==> flow/design.v <==
module	ARM_SingleCycle_DataPath
	#(parameter	BusWidth = 32)
	(input logic	i_CLK, i_RESET,
	input logic[1:0]				i_Reg_Src, i_Imm_Src,
	input logic						i_PC_Src, i_ALU_Src, 
	input logic						i_Mem_ToReg,
	input logic						i_Reg_Write,
	input logic[1:0]				i_ALU_Control,
	output logic[3:0]				o_ALU_Flags,
	input logic[23:0]				i_Instr,
	output logic[(BusWidth - 1):0]	o_PC, o_ALU_Result,
	output logic[(BusWidth - 1):0]	o_Write_Data,
	input logic[(BusWidth - 1):0]	i_Read_Data);
	logic[(BusWidth - 1):0]			s_PC_in;
	logic[(BusWidth - 1):0]			s_PC;
	logic[(BusWidth - 1):0]			s_PC_Plus4, s_PC_Plus8;
	logic[3:0]						s_Reg1_Address, s_Reg2_Address;
	logic[(BusWidth - 1):0]			s_Reg1_Data, s_Reg2_Data;
	logic[(BusWidth - 1):0]			s_ExtendedData;
	logic[6:0]						s_Shamt;
	logic[(BusWidth - 1):0]			s_Shifted_Data;
	logic[(BusWidth - 1):0]			s_ALU_Src2;
	logic[(BusWidth - 1):0]			s_ALU_Result;
	logic[(BusWidth - 1):0]			s_Result;
	ARM_Mux2				PC_Source
		(s_PC_Plus4, s_Result,
		i_PC_Src,
		s_PC_in);
	ARM_ProgramCounter		ProgramCounter
		(i_CLK, i_RESET,
		s_PC_in,
		s_PC);
	assign o_PC = s_PC;
	ARM_Adder				NextInstruction_Adder
		(s_PC,  32'd4,
		s_PC_Plus4);
	ARM_Adder				PC_Plus8_Adder
		( 32'd4, s_PC_Plus4,
		s_PC_Plus8);
	ARM_Mux2	Reg1_Source
		(i_Instr[19:16], 4'd15,
		i_Reg_Src[0],
		s_Reg1_Address[3:0]);
	ARM_Mux2	Reg2_Source
		(i_Instr[3:0], i_Instr[15:12],
		i_Reg_Src[1],
		s_Reg2_Address[3:0]);
	ARM_RegisterFile		RegisterFile
		(i_CLK, i_RESET,
		i_Reg_Write,
		s_Reg1_Address, s_Reg2_Address,
		 i_Instr[15:12],
		s_PC_Plus8,
		s_Result,
		s_Reg1_Data, s_Reg2_Data);
	ARM_ExtensionUnit		ExtensionUnit
		(i_Instr[23:0],
		i_Imm_Src,
		s_ExtendedData);
	ARM_Mux2				ALU_Src2_Mux
		(s_Reg2_Data, s_ExtendedData,
		i_ALU_Src,
		s_ALU_Src2);
	ARM_ALU					ALU
		(s_Reg1_Data, s_ALU_Src2,
		i_ALU_Control,
		s_ALU_Result,
		o_ALU_Flags);
	assign o_ALU_Result = s_ALU_Result;
	assign o_Write_Data = s_Reg2_Data;
	ARM_Mux2				Result_Source
		(s_ALU_Result, i_Read_Data,
		i_Mem_ToReg,
		s_Result);
endmodule
module	ARM_ProgramCounter
	#(parameter	AddressBusWidth	= 32)
	(input logic							i_CLK, i_RESET,
	input logic[(AddressBusWidth - 1):0]	i_Address,
	output logic[(AddressBusWidth - 1):0]	o_Address);
	always_ff	@(posedge i_CLK, posedge i_RESET)
	begin
		if (i_RESET)		o_Address <= 'd0;
		else				o_Address <= i_Address;
	end
endmodule
module	ARM_Adder
	#(parameter BusWidth = 32)
	(input logic[(BusWidth - 1):0]	i_Adder_Src1, i_Adder_Src2,
	output logic[(BusWidth - 1):0]	o_Adder_Result);
	assign o_Adder_Result = i_Adder_Src1 + i_Adder_Src2;
endmodule
module	ARM_RegisterFile
	#(parameter	BusWidth			= 32,
				RegisterFileSize	= 15)
	(input logic					i_CLK, i_RESET,
	input logic						i_Write_Enable,
	input logic[3:0]				i_Address_ToRead1, i_Address_ToRead2,
	input logic[3:0]				i_Address_ToWrite,
	input logic[(BusWidth - 1):0]	i_R15,
	input logic[(BusWidth - 1):0]	i_Write_Data,
	output logic[(BusWidth - 1):0]	o_Read_Data1, o_Read_Data2);
	int								i;
	logic[(BusWidth - 1):0]			RegisterFile[(RegisterFileSize - 1):0];
	always_ff	@(posedge i_CLK, posedge i_RESET)
	begin
		if (i_RESET)
		begin
			for (i = 0; i < 15; i = i + 1)		RegisterFile[i] <= 32'd0;
		end
		else if (i_Write_Enable)				RegisterFile[i_Address_ToWrite] <= i_Write_Data;
	end
	assign o_Read_Data1 = (i_Address_ToRead1 == 4'd15) ?	i_R15 : RegisterFile[i_Address_ToRead1];
	assign o_Read_Data2 = (i_Address_ToRead2 == 4'd15) ?	i_R15 : RegisterFile[i_Address_ToRead2];
endmodule
module	ARM_ExtensionUnit
	#(parameter	BusWidth			= 32,
				ExtendableDataWidth	= 24)
	(input logic[(ExtendableDataWidth - 1):0]	i_Data,
	input logic[1:0]							i_ExtensionControl,
	output logic[(BusWidth - 1):0]				o_Extension);
	typedef enum logic[1:0] {IMM_DATA_PROCESSING, IMM_MEM, IMM_BRANCH}	ExtensionType;
	always_comb
	begin
		case (i_ExtensionControl)
			IMM_DATA_PROCESSING:	o_Extension = {24'b0, i_Data[7:0]};
			IMM_MEM:				o_Extension = {20'b0, i_Data[11:0]};
			IMM_BRANCH:				o_Extension = {{6{i_Data[23]}}, i_Data[23:0], 2'b00};
			default:	o_Extension = 32'bx;
		endcase
	end
endmodule
module ARM_Shift
	#(parameter	BusWidth	= 32)
	(input logic[(BusWidth - 1):0]	i_Data,
	input logic[6:0]				i_Shamt,
	output logic[(BusWidth - 1):0]	o_Shifted_Data);
	int		l_Shamt;
	typedef enum logic[1:0]	{LSL, LSR, ASR, ROR}	t_ShiftType;
	logic[1:0]						s_ShiftType;
	assign s_ShiftType = i_Shamt[1:0];
	always_comb
	begin
		case (s_ShiftType)
			LSL:	o_Shifted_Data = (i_Data << i_Shamt[6:2]);
			LSR:	o_Shifted_Data = (i_Data >> i_Shamt[6:2]);
			ASR:	o_Shifted_Data = (i_Data >>> i_Shamt[6:2]);
			ROR:
			begin
				case(i_Shamt[6:2])
					4'd0:	o_Shifted_Data = i_Data;
					4'd1:
					begin
						o_Shifted_Data[((BusWidth - 1) - 1):0] = i_Data >> 1;
						o_Shifted_Data[(BusWidth - 1)] = i_Data[0];
					end
					4'd2:
					begin
						o_Shifted_Data[((BusWidth - 1) - 2):0] = i_Data >> 2;
						o_Shifted_Data[(BusWidth - 1):((BusWidth - 1) - 1)] = i_Data[1:0];
					end
					4'd3:
					begin
						o_Shifted_Data[((BusWidth - 1) - 3):0] = i_Data >> 3;
						o_Shifted_Data[(BusWidth - 1):((BusWidth - 1) - 2)] = i_Data[2:0];
					end
					4'd4:
					begin
						o_Shifted_Data[((BusWidth - 1) - 4):0] = i_Data >> 4;
						o_Shifted_Data[(BusWidth - 1):((BusWidth - 1) - 3)] = i_Data[3:0];
					end
					4'd5:
					begin
						o_Shifted_Data[((BusWidth - 1) - 5):0] = i_Data >> 5;
						o_Shifted_Data[(BusWidth - 1):((BusWidth - 1) - 4)] = i_Data[4:0];
					end
					4'd6:
					begin
						o_Shifted_Data[((BusWidth - 1) - 6):0] = i_Data >> 6;
						o_Shifted_Data[(BusWidth - 1):((BusWidth - 1) - 5)] = i_Data[5:0];
					end
					4'd7:
					begin
						o_Shifted_Data[((BusWidth - 1) - 7):0] = i_Data >> 7;
						o_Shifted_Data[(BusWidth - 1):((BusWidth - 1) - 6)] = i_Data[6:0];
					end
					4'd8:
					begin
						o_Shifted_Data[((BusWidth - 1) - 8):0] = i_Data >> 8;
						o_Shifted_Data[(BusWidth - 1):((BusWidth - 1) - 7)] = i_Data[7:0];
					end
					4'd9:
					begin
						o_Shifted_Data[((BusWidth - 1) - 9):0] = i_Data >> 9;
						o_Shifted_Data[(BusWidth - 1):((BusWidth - 1) - 8)] = i_Data[8:0];
					end
					4'd10:
					begin
						o_Shifted_Data[((BusWidth - 1) - 10):0] = i_Data >> 10;
						o_Shifted_Data[(BusWidth - 1):((BusWidth - 1) - 9)] = i_Data[9:0];
					end
					4'd11:
					begin
						o_Shifted_Data[((BusWidth - 1) - 11):0] = i_Data >> 11;
						o_Shifted_Data[(BusWidth - 1):((BusWidth - 1) - 10)] = i_Data[10:0];
					end
					4'd12:
					begin
						o_Shifted_Data[((BusWidth - 1) - 12):0] = i_Data >> 12;
						o_Shifted_Data[(BusWidth - 1):((BusWidth - 1) - 11)] = i_Data[11:0];
					end
					4'd13:
					begin
						o_Shifted_Data[((BusWidth - 1) - 13):0] = i_Data >> 13;
						o_Shifted_Data[(BusWidth - 1):((BusWidth - 1) - 12)] = i_Data[12:0];
					end
					4'd14:
					begin
						o_Shifted_Data[((BusWidth - 1) - 14):0] = i_Data >> 14;
						o_Shifted_Data[(BusWidth - 1):((BusWidth - 1) - 13)] = i_Data[13:0];
					end
					4'd15:
					begin
						o_Shifted_Data[((BusWidth - 1) - 15):0] = i_Data >> 15;
						o_Shifted_Data[(BusWidth - 1):((BusWidth - 1) - 14)] = i_Data[14:0];
					end
				endcase
			end
		endcase
	end
endmodule
module	ARM_ALU
	#(parameter	BusWidth	= 32)
	(input logic[(BusWidth - 1):0]	i_ALU_Src1, i_ALU_Src2,
	input logic[1:0]				i_ALU_Control,
	output logic[(BusWidth - 1):0]	o_ALU_Result,
	output logic[3:0]				o_ALU_Flags);
	logic[(BusWidth - 1):0]			s_ALU_Result;
	logic							s_Flag_Negative, s_Flag_Zero;
	logic							s_Flag_Carry, s_Flag_Overflow;
	logic[BusWidth:0]				s_Sum_Ext;
	logic							s_Sum_Carry;
	assign s_Sum_Ext = {1'b0, i_ALU_Src1} + {1'b0, i_ALU_Src2};
	assign s_Sum_Carry = s_Sum_Ext[BusWidth];
	typedef enum logic[1:0] {ADD, SUB, AND, ORR}	ALU_Operation;
	always_comb
	begin
		case (i_ALU_Control[1:0])
			ADD:	s_ALU_Result = i_ALU_Src1 + i_ALU_Src2;
			SUB:	s_ALU_Result = i_ALU_Src1 - i_ALU_Src2;
			AND:	s_ALU_Result = i_ALU_Src1 & i_ALU_Src2;
			ORR:	s_ALU_Result = i_ALU_Src1 | i_ALU_Src2;
			default:	s_ALU_Result = 32'b0;
		endcase
	end
	always_comb
	begin
		s_Flag_Negative = (s_ALU_Result[BusWidth - 1] == 1'b1) ?	1'b1 : 1'b0;
		s_Flag_Zero = (s_ALU_Result == 0) ?							1'b1 : 1'b0;
		case (i_ALU_Control[1:0])
			ADD:
			begin
				s_Flag_Carry = s_Sum_Carry;
				s_Flag_Overflow =	((~i_ALU_Src1[BusWidth - 1] & ~i_ALU_Src2[BusWidth - 1] & s_ALU_Result[BusWidth - 1]) |
									(i_ALU_Src1[BusWidth - 1] & i_ALU_Src2[BusWidth - 1] & ~s_ALU_Result[BusWidth - 1]));
			end
			SUB:
			begin
				s_Flag_Carry = (i_ALU_Src1 >= i_ALU_Src2) ?					1'b1 : 1'b0;
				s_Flag_Overflow =	((i_ALU_Src1[BusWidth - 1] & ~i_ALU_Src2[BusWidth - 1] & ~s_ALU_Result[BusWidth - 1]) |
									(~i_ALU_Src1[BusWidth - 1] & i_ALU_Src2[BusWidth - 1] & s_ALU_Result[BusWidth - 1]));
			end
			default:
			begin
				s_Flag_Carry = 1'bx;
				s_Flag_Overflow = 1'bx;
			end
		endcase
	end
	assign o_ALU_Result =	s_ALU_Result;
	assign o_ALU_Flags =	{s_Flag_Negative, s_Flag_Zero,
							s_Flag_Carry, s_Flag_Overflow};
endmodule
module ARM_Mux2
	#(parameter	BusWidth	= 32)
	(input logic[(BusWidth - 1):0]	i_Mux_Src0, i_Mux_Src1,
	input logic						i_Mux_Src_Select,
	output logic[(BusWidth - 1):0]	o_Mux_out);
	assign o_Mux_out = (i_Mux_Src_Select) ?	i_Mux_Src1 : i_Mux_Src0;
endmodule
module ARM_SyngleCycle_Controller
	(input logic		i_CLK, i_RESET,
	input logic[3:0]	i_ALU_Flags,
	output logic[1:0]	o_Reg_Src, o_Imm_Src,
	output logic		o_PC_Src, o_ALU_Src,
	output logic		o_Mem_ToReg,
	output logic		o_Reg_Write, o_Mem_Write,
	output logic[1:0]	o_ALU_Control,
	input logic[15:0]	i_Instr);
	logic[3:0]			s_Cond;
	logic[1:0]			s_Flag_Write;
	logic				s_PC_Src;
	logic				s_Reg_Write, s_Mem_Write;
	logic				s_No_Write;
	logic[1:0]			s_Op;
	logic[5:0]			s_Funct;
	logic[3:0]			s_Rd;
	assign s_Cond	= i_Instr[15:12];
	assign s_Op		= i_Instr[11:10];
	assign s_Funct	= i_Instr[9:4];
	assign s_Rd		= i_Instr[3:0];
	ARM_SyngleCycle_Decoder				Decoder
		(s_Op,
		s_Funct,
		s_Rd,
		s_Flag_Write,
		s_PC_Src,
		s_Reg_Write, s_Mem_Write,
		s_No_Write,
		o_Mem_ToReg,
		o_ALU_Src,
		o_Reg_Src, o_Imm_Src,
		o_ALU_Control);
	ARM_SyngleCycle_ConditionalLogic	ConditionalLogic
		(i_CLK, i_RESET,
		s_Cond,
		i_ALU_Flags,
		s_Flag_Write,
		s_PC_Src,
		s_Reg_Write, s_Mem_Write,
		s_No_Write,
		o_PC_Src,
		o_Reg_Write, o_Mem_Write);
endmodule
module	ARM_SyngleCycle_Decoder
	(input logic[1:0]	i_Op,
	input logic[5:0]	i_Funct,
	input logic[3:0]	i_Rd,
	output logic[1:0]	o_Flag_Write,
	output logic		o_PC_Src,
	output logic		o_Reg_Write, o_Mem_Write,
	output logic		o_No_Write,
	output logic		o_Mem_ToReg,
	output logic		o_ALU_Src,
	output logic[1:0]	o_Reg_Src, o_Imm_Src,
	output logic[1:0]	o_ALU_Control);
	logic				s_ALU_Operation;
	logic				s_Branch;
	ARM_SyngleCycle_ALU_Decoder		ALU_Decoder
		(i_Funct[4:0],
		s_ALU_Operation,
		o_ALU_Control, o_Flag_Write,
		o_No_Write);
	ARM_SyngleCycle_Main_Decoder	Main_Decoder
		(i_Op, {i_Funct[5], i_Funct[0]},
		o_Reg_Src, o_Imm_Src,
		o_ALU_Src,
		o_Reg_Write, o_Mem_Write,
		o_Mem_ToReg,
		s_ALU_Operation,
		s_Branch);
	ARM_SyngleCycle_PC_Logic		PC_Logic
		(i_Rd,
		s_Branch, o_Reg_Write,
		o_PC_Src);
endmodule
module	ARM_SyngleCycle_ALU_Decoder
	(input logic[4:0]	i_Funct,
	input logic			i_ALU_Operation,
	output logic[1:0]	o_ALU_Control, o_Flag_Write,
	output logic		o_No_Write);
	typedef enum logic[3:0]	{ADD = 4'b0100,
							SUB = 4'b0010,
							AND = 4'b0000,
							ORR = 4'b1100,
							CMP = 4'b1010}	InstructionType;
	always_comb
	begin
		if (i_ALU_Operation)
		begin
			o_ALU_Control		= 2'bxx;
			o_No_Write			= 1'bx;
			o_Flag_Write		= 2'b00;
			case (i_Funct[4:1])
				ADD:
				begin
					o_ALU_Control		= 2'b00;
					o_No_Write			= 1'b0;
					if (i_Funct[0])		o_Flag_Write	= 2'b11;
				end
				SUB:
				begin
					o_ALU_Control		= 2'b01;
					o_No_Write			= 1'b0;
					if (i_Funct[0])		o_Flag_Write	= 2'b11;
				end
				AND:
				begin
					o_ALU_Control		= 2'b10;
					o_No_Write			= 1'b0;
					if (i_Funct[0])		o_Flag_Write	= 2'b10;
				end
				ORR:
				begin
					o_ALU_Control		= 2'b11;
					o_No_Write			= 1'b0;
					if (i_Funct[0])		o_Flag_Write	= 2'b10;
				end
				CMP:
				begin
					o_ALU_Control		= 2'b01;
					o_No_Write			= 1'b1;
					if (i_Funct[0])		o_Flag_Write	= 2'b11;
				end
				default:
				begin
					o_ALU_Control		= 2'bxx;
					o_No_Write			= 1'bx;
					o_Flag_Write		= 2'bxx;
				end
			endcase
		end
		else
		begin
			o_ALU_Control	= 2'b0;
			o_Flag_Write	= 2'b0;
			o_No_Write		= 1'b0;
		end
	end
endmodule
module	ARM_SyngleCycle_Main_Decoder
	(input logic[1:0]	i_Op, i_Funct,
	output logic[1:0]	o_Reg_Src, o_Imm_Src,
	output logic		o_ALU_Src,
	output logic		o_Reg_Write, o_Mem_Write,
	output logic		o_Mem_ToReg,
	output logic		o_ALU_Operation,
	output logic		o_Branch);
	typedef enum logic[1:0] {DATA_PROCESSING,
							MEM_CONTROL,
							BRANCH}	InstructionType;
	always_comb
	begin
		case (i_Op)
			DATA_PROCESSING:
			begin
				if (i_Funct[1])
				begin
					o_Branch		= 1'b0;
					o_Mem_ToReg		= 1'b0;
					o_Mem_Write		= 1'b0;
					o_ALU_Src		= 1'b1;
					o_Imm_Src		= 2'b00;
					o_Reg_Write		= 1'b1;
					o_Reg_Src		= 2'bx0;
					o_ALU_Operation	= 1'b1;
				end
				else
				begin
					o_Branch		= 1'b0;
					o_Mem_ToReg		= 1'b0;
					o_Mem_Write		= 1'b0;
					o_ALU_Src		= 1'b0;
					o_Imm_Src		= 2'bxx;
					o_Reg_Write		= 1'b1;
					o_Reg_Src		= 2'b00;
					o_ALU_Operation	= 1'b1;
				end
			end
			MEM_CONTROL:
			begin
				if (i_Funct[0])
				begin
					o_Branch		= 1'b0;
					o_Mem_ToReg		= 1'b1;
					o_Mem_Write		= 1'b0;
					o_ALU_Src		= 1'b1;
					o_Imm_Src		= 2'b01;
					o_Reg_Write		= 1'b1;
					o_Reg_Src		= 2'bx0;
					o_ALU_Operation	= 1'b0;
				end
				else
				begin
					o_Branch		= 1'b0;
					o_Mem_ToReg		= 1'bx;
					o_Mem_Write		= 1'b1;
					o_ALU_Src		= 1'b1;
					o_Imm_Src		= 2'b01;
					o_Reg_Write		= 1'b0;
					o_Reg_Src		= 2'b10;
					o_ALU_Operation	= 1'b0;
				end
			end
			BRANCH:
			begin
				o_Branch		= 1'b1;
				o_Mem_ToReg		= 1'b0;
				o_Mem_Write		= 1'b0;
				o_ALU_Src		= 1'b1;
				o_Imm_Src		= 2'b10;
				o_Reg_Write		= 1'b0;
				o_Reg_Src		= 2'bx1;
				o_ALU_Operation	= 1'b0;
			end
			default:
			begin
				o_Branch		= 1'bx;
				o_Mem_ToReg		= 1'bx;
				o_Mem_Write		= 1'bx;
				o_ALU_Src		= 1'bx;
				o_Imm_Src		= 2'bxx;
				o_Reg_Write		= 1'bx;
				o_Reg_Src		= 2'bxx;
				o_ALU_Operation	= 1'bx;
			end
		endcase
	end
endmodule
module	ARM_SyngleCycle_PC_Logic
	(input logic[3:0]	i_Rd,
	input logic			i_Branch, i_Reg_Write,
	output logic		o_PC_Src);
	assign o_PC_Src = (((i_Rd == 4'd15) & i_Reg_Write) | i_Branch) ?	1'b1 : 1'b0;
endmodule
module	ARM_SyngleCycle_ConditionalLogic
	(input logic		i_CLK, i_RESET,
	input logic[3:0]	i_Cond,
	input logic[3:0]	i_ALU_Flags,
	input logic[1:0]	i_Flag_Write,
	input logic			i_PC_Src,
	input logic			i_Reg_Write, i_Mem_Write,
	input logic			i_No_Write,
	output logic		o_PC_Src,
	output logic		o_Reg_Write, o_Mem_Write);
	logic[1:0]			s_Flags_NZ, s_Flags_CV;
	logic				s_Cond_Executed;
	logic[1:0]			s_Flag_Write;
	assign s_Flag_Write = (s_Cond_Executed) ?	i_Flag_Write : 2'b00;
	always_ff	@(posedge i_CLK, posedge i_RESET)
	begin
		if (i_RESET)
		begin
			s_Flags_NZ <= 2'b00;
			s_Flags_CV <= 2'b00;
		end
		else
		begin
			if (s_Flag_Write[1])	s_Flags_NZ <= i_ALU_Flags[3:2];
			if (s_Flag_Write[0])	s_Flags_CV <= i_ALU_Flags[1:0];
		end
	end
	ARM_SyngleCycle_ConditionCheck	ConditionCheck
		(i_Cond,
		s_Flags_NZ,
		s_Flags_CV,
		s_Cond_Executed);
	always_comb
	begin
		if (s_Cond_Executed)
		begin
			o_PC_Src = i_PC_Src;
			o_Mem_Write = i_Mem_Write;
			if (~i_No_Write)	o_Reg_Write = i_Reg_Write;
			else					o_Reg_Write = 1'b0;
		end
		else
		begin
			o_PC_Src = 1'b0;
			o_Mem_Write = 1'b0;
			o_Reg_Write = 1'b0;
		end
	end
endmodule
module	ARM_SyngleCycle_ConditionCheck
	(input logic[3:0]	i_Cond,
	input logic[1:0]	i_Flags_NZ,
	input logic[1:0]	i_Flags_CV,
	output logic		o_Cond_Executed);
	typedef enum logic[3:0]	{EQ, NE, CS, LO,
							MI, PL, VS, VC,
							HI,	LS, GE, LT,
							GT, LE, AL}	ConditionTyoe;
	always_comb
	begin
		case (i_Cond)
			EQ:	if (i_Flags_NZ[0])		o_Cond_Executed = 1'b1;
				else					o_Cond_Executed = 1'b0;
			NE:	if (i_Flags_NZ[0] == 0)	o_Cond_Executed = 1'b1;
				else					o_Cond_Executed = 1'b0;
			CS:	if (i_Flags_CV[1])		o_Cond_Executed = 1'b1;
				else					o_Cond_Executed = 1'b0;
			LO:	if (i_Flags_CV[1] == 0)	o_Cond_Executed = 1'b1;
				else					o_Cond_Executed = 1'b0;
			MI:	if (i_Flags_NZ[1])		o_Cond_Executed = 1'b1;
				else					o_Cond_Executed = 1'b0;
			PL:	if (i_Flags_NZ[1] == 0)	o_Cond_Executed = 1'b1;
				else					o_Cond_Executed = 1'b0;
			VS:	if (i_Flags_CV[0])		o_Cond_Executed = 1'b1;
				else					o_Cond_Executed = 1'b0;
			VC:	if (i_Flags_CV[0] == 0)	o_Cond_Executed = 1'b1;
				else					o_Cond_Executed = 1'b0;
			HI:	if ((i_Flags_NZ[0] == 0) & (i_Flags_CV[1]))	o_Cond_Executed = 1'b1;
				else										o_Cond_Executed = 1'b0;
			LS:	if ((i_Flags_NZ[0]) | (i_Flags_CV[1] == 0))	o_Cond_Executed = 1'b1;
				else										o_Cond_Executed = 1'b0;
			GE:	if (~((i_Flags_NZ[1]) ^ (i_Flags_CV[0])))	o_Cond_Executed = 1'b1;
				else										o_Cond_Executed = 1'b0;
			LT:	if (((i_Flags_NZ[1]) ^ (i_Flags_CV[0])))	o_Cond_Executed = 1'b1;
				else										o_Cond_Executed = 1'b0;
			GT:	if ((~i_Flags_NZ[0]) & (~((i_Flags_NZ[1]) ^ (i_Flags_CV[0]))))	o_Cond_Executed = 1'b1;
				else															o_Cond_Executed = 1'b0;
			LE:	if ((i_Flags_NZ[0]) | (((i_Flags_NZ[1]) ^ (i_Flags_CV[0]))))	o_Cond_Executed = 1'b1;
				else															o_Cond_Executed = 1'b0;
			AL:	o_Cond_Executed = 1'b1;
			default:	o_Cond_Executed = 1'bx;
		endcase
	end
endmodule
module ARM_SingleCycle_CPU
	#(parameter	BusWidth	= 32)
	(input logic		i_CLK, i_RESET,
	input logic[(BusWidth - 1):0]	i_Instr,
	output logic[(BusWidth - 1):0]	o_PC,
	output logic[(BusWidth - 1):0]	o_Data_Address,
	output logic					o_Mem_Write,
	output logic[(BusWidth - 1):0]	o_Write_Data,
	input logic[(BusWidth - 1):0]	i_Read_Data);
	logic[3:0]			s_ALU_Flags;
	logic[1:0]			s_Reg_Src, s_Imm_Src;
	logic				s_PC_Src, s_ALU_Src;
	logic[1:0]			s_ALU_Control;
	logic				s_Mem_ToReg;
	logic				s_Reg_Write; 
	ARM_SingleCycle_DataPath	Datapath
		(i_CLK, i_RESET,
		s_Reg_Src, s_Imm_Src,
		s_PC_Src, s_ALU_Src,
		s_Mem_ToReg,
		s_Reg_Write,
		s_ALU_Control,
		s_ALU_Flags,
		i_Instr[23:0],
		o_PC, o_Data_Address,
		o_Write_Data,
		i_Read_Data);
	ARM_SyngleCycle_Controller	Controller
		(i_CLK, i_RESET,
		s_ALU_Flags,
		s_Reg_Src, s_Imm_Src,
		s_PC_Src, s_ALU_Src,
		s_Mem_ToReg,
		s_Reg_Write, o_Mem_Write,
		s_ALU_Control,
		{i_Instr[31:20], i_Instr[15:12]});
endmodule
Ticket comment

* From RTL to reports: ARM_SingleCycle_CPU
Tool output for the design above before and after an edit, in the order of the flow.
Lines under "original" count in the file above, lines under "edited" in the edited file.
"difference" is "edited" less "original", of the values as shown; "rel. change" is that difference over "original", in percent.
Operators: Yosys type, input widths -> output width; for muxes data width and select width s.
Cell names lack the library's common part.
Not given: -
- Design top :: ARM_SingleCycle_CPU
- Clock input :: i_CLK
- Cell library :: sky130hd
- Library corner :: tt_025C_1v80

* Edit of the RTL
The edit as a unified diff against the file above.
The edited RTL no longer does the same as the RTL above: the edit was made by script, with no optimisation intended.
#+begin_src diff
@@ -267,5 +267,5 @@
 			SUB:
 			begin
-				s_Flag_Carry = (i_ALU_Src1 >= i_ALU_Src2) ?					1'b1 : 1'b0;
+				s_Flag_Carry = (i_ALU_Src1 < i_ALU_Src2) ?					1'b1 : 1'b0;
 				s_Flag_Overflow =	((i_ALU_Src1[BusWidth - 1] & ~i_ALU_Src2[BusWidth - 1] & ~s_ALU_Result[BusWidth - 1]) |
 									(~i_ALU_Src1[BusWidth - 1] & i_ALU_Src2[BusWidth - 1] & s_ALU_Result[BusWidth - 1]));
#+end_src

* Elaborated design
Counts by Yosys on the flattened word-level netlist (proc, flatten, opt, wreduce). Print and check cells are left out.
** Cells by class
- $add $sub $neg :: original 5, edited 5, difference 0, rel. change 0.00%
- $lt $le $gt $ge :: original 1, edited 1, difference 0, rel. change 0.00%
- mux-type cells :: original 60, edited 60, difference 0, rel. change 0.00%
- bitwise gates (word level) :: original 25, edited 25, difference 0, rel. change 0.00%
- reductions and logical operators :: original 31, edited 31, difference 0, rel. change 0.00%
- eq/ne operators :: original 70, edited 70, difference 0, rel. change 0.00%
** Operators by type and width
- $ge 32x32->1 :: original 1, edited 0, difference -1, rel. change -100.00%
- $lt 32x32->1 :: original 0, edited 1, difference +1
Unchanged operator kinds not shown: 37.
** Word-level totals
- output and inout bits :: original 97, edited 97, difference 0, rel. change 0.00%
- word-level cells :: original 210, edited 210, difference 0, rel. change 0.00%
- input bits :: original 66, edited 66, difference 0, rel. change 0.00%
- flip-flop bits (word level) :: original 516, edited 516, difference 0, rel. change 0.00%

* Logic depth
Depth = most cells in a row (Yosys ltp): at word level without a register or memory, in the mapped netlist without a sequential cell, where the memories' decode and read muxes count.
** Depth
- depth after elaboration :: original 13, edited 13, difference 0, rel. change 0.00%
- ABC_AREA :: original 0, edited 0
- mapped depth :: original 29, edited 29, difference 0, rel. change 0.00%
- mapped depth without buffers :: original 25, edited 25, difference 0, rel. change 0.00%

* After synthesis
The flow's flattened synthesis, as Yosys stat reports it; memories are mapped. The netlist is that of the ABC_AREA named above (0 if unset); the other value can give another one.
** Mapped netlist
- buffers :: original 319, edited 287, difference -32, rel. change -10.03%
- flip-flop cells :: original 516, edited 516, difference 0, rel. change 0.00%
- cells in the netlist :: original 3857, edited 3656, difference -201, rel. change -5.21%
- mapped area (um^2) :: original 32137.1, edited 32676.3, difference +539.2, rel. change +1.68%
** Cell types
- o21ai_0 :: original 557, edited 185, difference -372, rel. change -66.79%
- mux2_2 :: original 1, edited 293, difference +292, rel. change +29200.00%
- nand2_1 :: original 607, edited 499, difference -108, rel. change -17.79%
- nor2_1 :: original 184, edited 267, difference +83, rel. change +45.11%
- a21oi_1 :: original 179, edited 228, difference +49, rel. change +27.37%
- mux2i_1 :: original 52, edited 23, difference -29, rel. change -55.77%
- clkbuf_1 :: original 284, edited 261, difference -23, rel. change -8.10%
- nand4_1 :: original 86, edited 75, difference -11, rel. change -12.79%
- o221ai_1 :: original 21, edited 11, difference -10, rel. change -47.62%
- o211ai_1 :: original 19, edited 9, difference -10, rel. change -52.63%
- a222oi_1 :: original 67, edited 58, difference -9, rel. change -13.43%
- and2_1 :: original 17, edited 9, difference -8, rel. change -47.06%
- nand3_1 :: original 104, edited 98, difference -6, rel. change -5.77%
- a21o_1 :: original 58, edited 52, difference -6, rel. change -10.34%
- o211a_1 :: original 8, edited 2, difference -6, rel. change -75.00%
- a22oi_1 :: original 304, edited 299, difference -5, rel. change -1.64%
- o21a_1 :: original 31, edited 26, difference -5, rel. change -16.13%
- and3_1 :: original 24, edited 19, difference -5, rel. change -20.83%
Unchanged cell types not shown: 13.
Not every row of either side is listed.
By module: a second synthesis without flattening, with its own total; a netlist apart from the flattened one above.
** Second synthesis, totals
- cell total of the unflattened synthesis :: original 4096, edited 4083, difference -13, rel. change -0.32%
- area (unflattened synthesis) (um^2) :: original 40323.7, edited 39955.8, difference -367.9, rel. change -0.91%
Rows give one instance, submodules left out.
** Modules, original
- ARM_RegisterFile :: times used 1, area 26818.2 um^2, cells 2461, sequential area 12011.5 um^2
- ARM_ALU :: times used 1, area 5555.3 um^2, cells 821, sequential area 0.0 um^2
- ARM_Adder :: times used 2, area 1744.2 um^2, cells 241, sequential area 0.0 um^2
- ARM_Mux2 :: times used 5, area 544.3 um^2, cells 36, sequential area 0.0 um^2
- ARM_ProgramCounter :: times used 1, area 804.5 um^2, cells 33, sequential area 800.8 um^2
- ARM_ExtensionUnit :: times used 1, area 311.5 um^2, cells 45, sequential area 0.0 um^2
- ARM_SyngleCycle_ConditionCheck :: times used 1, area 230.2 um^2, cells 32, sequential area 0.0 um^2
- ARM_SyngleCycle_ConditionalLogic :: times used 1, area 181.4 um^2, cells 14, sequential area 100.1 um^2
- ARM_SyngleCycle_Main_Decoder :: times used 1, area 105.1 um^2, cells 14, sequential area 0.0 um^2
- ARM_SyngleCycle_ALU_Decoder :: times used 1, area 85.1 um^2, cells 10, sequential area 0.0 um^2
- ARM_SyngleCycle_PC_Logic :: times used 1, area 15.0 um^2, cells 2, sequential area 0.0 um^2
- ARM_SingleCycle_DataPath :: times used 1, area 7.5 um^2, cells 2, sequential area 0.0 um^2
- ARM_SingleCycle_CPU :: times used 1, area 0.0 um^2, cells 0, sequential area 0.0 um^2
- ARM_SyngleCycle_Controller :: times used 1, area 0.0 um^2, cells 0, sequential area 0.0 um^2
- ARM_SyngleCycle_Decoder :: times used 1, area 0.0 um^2, cells 0, sequential area 0.0 um^2
** Modules, edited
- ARM_RegisterFile :: times used 1, area 26818.2 um^2, cells 2461, sequential area 12011.5 um^2
- ARM_ALU :: times used 1, area 5187.5 um^2, cells 808, sequential area 0.0 um^2
- ARM_Adder :: times used 2, area 1744.2 um^2, cells 241, sequential area 0.0 um^2
- ARM_Mux2 :: times used 5, area 544.3 um^2, cells 36, sequential area 0.0 um^2
- ARM_ProgramCounter :: times used 1, area 804.5 um^2, cells 33, sequential area 800.8 um^2
- ARM_ExtensionUnit :: times used 1, area 311.5 um^2, cells 45, sequential area 0.0 um^2
- ARM_SyngleCycle_ConditionCheck :: times used 1, area 230.2 um^2, cells 32, sequential area 0.0 um^2
- ARM_SyngleCycle_ConditionalLogic :: times used 1, area 181.4 um^2, cells 14, sequential area 100.1 um^2
- ARM_SyngleCycle_Main_Decoder :: times used 1, area 105.1 um^2, cells 14, sequential area 0.0 um^2
- ARM_SyngleCycle_ALU_Decoder :: times used 1, area 85.1 um^2, cells 10, sequential area 0.0 um^2
- ARM_SyngleCycle_PC_Logic :: times used 1, area 15.0 um^2, cells 2, sequential area 0.0 um^2
- ARM_SingleCycle_DataPath :: times used 1, area 7.5 um^2, cells 2, sequential area 0.0 um^2
- ARM_SingleCycle_CPU :: times used 1, area 0.0 um^2, cells 0, sequential area 0.0 um^2
- ARM_SyngleCycle_Controller :: times used 1, area 0.0 um^2, cells 0, sequential area 0.0 um^2
- ARM_SyngleCycle_Decoder :: times used 1, area 0.0 um^2, cells 0, sequential area 0.0 um^2

* Timing after synthesis
Source: OpenSTA report_checks on the synthesized netlist (no wires, ideal clock, input and output delay 20% of the period each), path of least setup slack; recovery checks are left aside. Register names are those of the netlist, which keeps one name where synthesis merged equal registers.
** Path after synthesis
- path kind :: original input to output, edited input to output
- start point :: original in i_Instr[27], edited in i_Instr[27]
- end point :: original out o_Data_Address[31], edited out o_Data_Address[31]
- delay of the path (ps) :: original 4848, edited 5136, difference +288, rel. change +5.94%
- data arrival time (ps) :: original 7648, edited 7936, difference +288, rel. change +3.77%
- clock period (ps) :: original 14000, edited 14000, difference 0, rel. change 0.00%
- stages on the path :: original 26, edited 26, difference 0, rel. change 0.00%
- setup slack (ps) :: original 3552, edited 3264, difference -288
- input delay (ps) :: original 2800, edited 2800, difference 0, rel. change 0.00%
- synthesis period reached (ps) :: original 10448, edited 10736, difference +288, rel. change +2.76%
"delay of the path" is the arrival time less input delay plus setup time.
At an output port there is no setup time.
"stages on the path": output pins that drive a net of the path, with the launching flip-flop's if there is one; two outputs of one cell count as two.
"synthesis period reached" = period - worst setup slack (recovery checks aside). The figure is calculated, with input and output delays left at 20% of the set period.
The rows between start and end are the longest chain of elaborated cells between them; the timing report does not say that the signal goes this way. Where chains are equally long, one stands for them.
Each line given opens the expression or statement behind the cell; cells for indexed reads and writes are added by Yosys, which also makes memories of some case tables.
Between the ends, after synthesis, original:
- Path through :: inv_1 -> ha_1 -> clkbuf_1 -> clkbuf_1 -> a31oi_1 -> nor2_1 -> clkbuf_1 -> buf_1 -> a22oi_1 -> nand4_1 -> nor2_1 -> nor2_1 -> nand2_1 -> o21a_1 -> ha_1 -> buf_2 -> nor3b_1 -> nor3_2 -> o211ai_1 -> a221oi_2 -> o211ai_1 -> a311oi_1 -> xnor2_1 -> a221oi_2 -> inv_1 -> buf_4
- Cells in the longest elaborated chain :: 9
- Elaborated cells on any way between the ends :: 61
** Ends and longest elaborated chain, after synthesis, original
- from (decl) :: RTL line 623 : input logic[(BusWidth - 1):0] i_Instr,
- $eq 2x2->1 :: RTL line 444 : case (i_Op)
- $pmux 2 s3 :: RTL line 444
- $mux 4 :: RTL line 289 : assign o_Mux_out = (i_Mux_Src_Select) ? i_Mux_Src1 : i_Mux_Src0;
- $eq 4x4->1 :: RTL line 114 : assign o_Read_Data2 = (i_Address_ToRead2 == 4'd15) ? i_R15 : RegisterFile[i_Address_ToRead2];
- $pmux 32 s15 :: RTL line 114
- $mux 32 :: RTL line 114
- $mux 32 :: RTL line 289
- $sub 32x32->32 :: RTL line 250 : SUB: s_ALU_Result = i_ALU_Src1 - i_ALU_Src2;
- $pmux 32 s4 :: RTL line 248 : case (i_ALU_Control[1:0])
- to (decl) :: RTL line 625 : output logic[(BusWidth - 1):0] o_Data_Address,
Between the ends, after synthesis, edited:
- Path through :: inv_1 -> ha_1 -> clkbuf_1 -> mux2_2 -> clkbuf_1 -> nand2_1 -> nor2_1 -> clkbuf_1 -> clkbuf_1 -> a22oi_1 -> nand3_1 -> nor2_1 -> nor2_1 -> nor2_1 -> a21o_1 -> ha_1 -> buf_2 -> nor2_1 -> a2111oi_2 -> o21ai_1 -> o21bai_1 -> a21oi_1 -> o41ai_1 -> mux2i_1 -> nand3_1 -> buf_4
- Cells in the longest elaborated chain :: 9
- Elaborated cells on any way between the ends :: 61
** Ends and longest elaborated chain, after synthesis, edited
- from (decl) :: RTL line 623 : input logic[(BusWidth - 1):0] i_Instr,
- $eq 2x2->1 :: RTL line 444 : case (i_Op)
- $pmux 2 s3 :: RTL line 444
- $mux 4 :: RTL line 289 : assign o_Mux_out = (i_Mux_Src_Select) ? i_Mux_Src1 : i_Mux_Src0;
- $eq 4x4->1 :: RTL line 114 : assign o_Read_Data2 = (i_Address_ToRead2 == 4'd15) ? i_R15 : RegisterFile[i_Address_ToRead2];
- $pmux 32 s15 :: RTL line 114
- $mux 32 :: RTL line 114
- $mux 32 :: RTL line 289
- $sub 32x32->32 :: RTL line 250 : SUB: s_ALU_Result = i_ALU_Src1 - i_ALU_Src2;
- $pmux 32 s4 :: RTL line 248 : case (i_ALU_Control[1:0])
- to (decl) :: RTL line 625 : output logic[(BusWidth - 1):0] o_Data_Address,

* Worst path after layout
From the final timing report of the runs of pair A: the path of least setup slack in the routed layout; clock arrival at registers is part of the times.
The path's times are printed in steps of 10 ps; the period is the one set.
** Path post-layout
- path kind :: original input to output, edited input to output
- start point :: original in i_Instr[27], edited in i_Instr[27]
- end point :: original out o_Data_Address[30], edited out o_Data_Address[24]
- clock period (ps) :: original 14000, edited 14000, difference 0, rel. change 0.00%
- setup slack (ps) :: original 650, edited 680, difference +30
- input delay (ps) :: original 2800, edited 2800, difference 0, rel. change 0.00%
- stages on the path :: original 22, edited 23, difference +1, rel. change +4.55%
- data arrival time (ps) :: original 10550, edited 10520, difference -30, rel. change -0.28%
The rows between start and end are the longest chain of elaborated cells between them; the timing report does not say that the signal goes this way. Where chains are equally long, one stands for them.
Between the ends, post-layout, original:
- Path through :: clkdlybuf4s50_1 -> inv_1 -> ha_1 -> a31oi_1 -> nor2_4 -> buf_4 -> a222oi_1 -> and3_1 -> nand4_1 -> o221ai_1 -> o21a_1 -> ha_1 -> nand2_1 -> o21ai_0 -> o21ai_0 -> a21oi_1 -> a21o_1 -> a21oi_1 -> o311ai_0 -> a221oi_1 -> a21oi_1 -> clkdlybuf4s50_1
- Cells in the longest elaborated chain :: 9
- Elaborated cells on any way between the ends :: 61
** Ends and longest elaborated chain, post-layout, original
- from (decl) :: RTL line 623 : input logic[(BusWidth - 1):0] i_Instr,
- $eq 2x2->1 :: RTL line 444 : case (i_Op)
- $pmux 2 s3 :: RTL line 444
- $mux 4 :: RTL line 289 : assign o_Mux_out = (i_Mux_Src_Select) ? i_Mux_Src1 : i_Mux_Src0;
- $eq 4x4->1 :: RTL line 114 : assign o_Read_Data2 = (i_Address_ToRead2 == 4'd15) ? i_R15 : RegisterFile[i_Address_ToRead2];
- $pmux 32 s15 :: RTL line 114
- $mux 32 :: RTL line 114
- $mux 32 :: RTL line 289
- $sub 32x32->32 :: RTL line 250 : SUB: s_ALU_Result = i_ALU_Src1 - i_ALU_Src2;
- $pmux 32 s4 :: RTL line 248 : case (i_ALU_Control[1:0])
- to (decl) :: RTL line 625 : output logic[(BusWidth - 1):0] o_Data_Address,
Between the ends, post-layout, edited:
- Path through :: clkdlybuf4s50_1 -> inv_1 -> ha_1 -> mux2i_1 -> buf_4 -> nand2_1 -> nor2_4 -> a22o_1 -> a221oi_1 -> o21ai_0 -> o22a_1 -> o21ai_0 -> o21a_1 -> ha_1 -> nor2b_1 -> o311ai_0 -> a31oi_1 -> nor3_1 -> o21ai_0 -> a41oi_1 -> mux2_2 -> o22ai_1 -> clkdlybuf4s50_1
- Cells in the longest elaborated chain :: 9
- Elaborated cells on any way between the ends :: 61
** Ends and longest elaborated chain, post-layout, edited
- from (decl) :: RTL line 623 : input logic[(BusWidth - 1):0] i_Instr,
- $eq 2x2->1 :: RTL line 444 : case (i_Op)
- $pmux 2 s3 :: RTL line 444
- $mux 4 :: RTL line 289 : assign o_Mux_out = (i_Mux_Src_Select) ? i_Mux_Src1 : i_Mux_Src0;
- $eq 4x4->1 :: RTL line 114 : assign o_Read_Data2 = (i_Address_ToRead2 == 4'd15) ? i_R15 : RegisterFile[i_Address_ToRead2];
- $pmux 32 s15 :: RTL line 114
- $mux 32 :: RTL line 114
- $mux 32 :: RTL line 289
- $sub 32x32->32 :: RTL line 250 : SUB: s_ALU_Result = i_ALU_Src1 - i_ALU_Src2;
- $pmux 32 s4 :: RTL line 248 : case (i_ALU_Control[1:0])
- to (decl) :: RTL line 625 : output logic[(BusWidth - 1):0] o_Data_Address,

* Layout results
Runs of the flow (Yosys, OpenROAD) on both versions; the two runs of a pair have the same settings. The constraints put input and output delay at 20% of the set period each and load the outputs with 0.01 pF.
Settings, pair A:
- CORE_UTILIZATION :: 40
- PLACE_DENSITY :: 0.6
- period_ns :: 14.0
- CAP_MARGIN :: 20
- CORE_MARGIN :: 2
- SLEW_MARGIN :: 20
** Final reports, pair A
- total design power (mW) :: original 7.186, edited 7.346, difference +0.160, rel. change +2.23%
- synthesis area (um^2) :: original 32137.1, edited 32676.3, difference +539.2, rel. change +1.68%
- utilization (%) :: original 46.8, edited 46.5, difference -0.3
- standard-cell area after layout (um^2) :: original 37093.1, edited 37522.2, difference +429.1, rel. change +1.16%
- period reached (ps) :: original 13347, edited 13322, difference -25, rel. change -0.19%
- setup slack of the worst path (ps) :: original 653, edited 678, difference +25
- die outline area (um^2) :: original 82624.6, edited 83992.7, difference +1368.1, rel. change +1.66%
"period reached" = clock period - worst setup slack. The figure is calculated, with input and output delays left at 20% of the set period.
"total design power" is the tool's figure for a default switching activity; nothing was simulated.
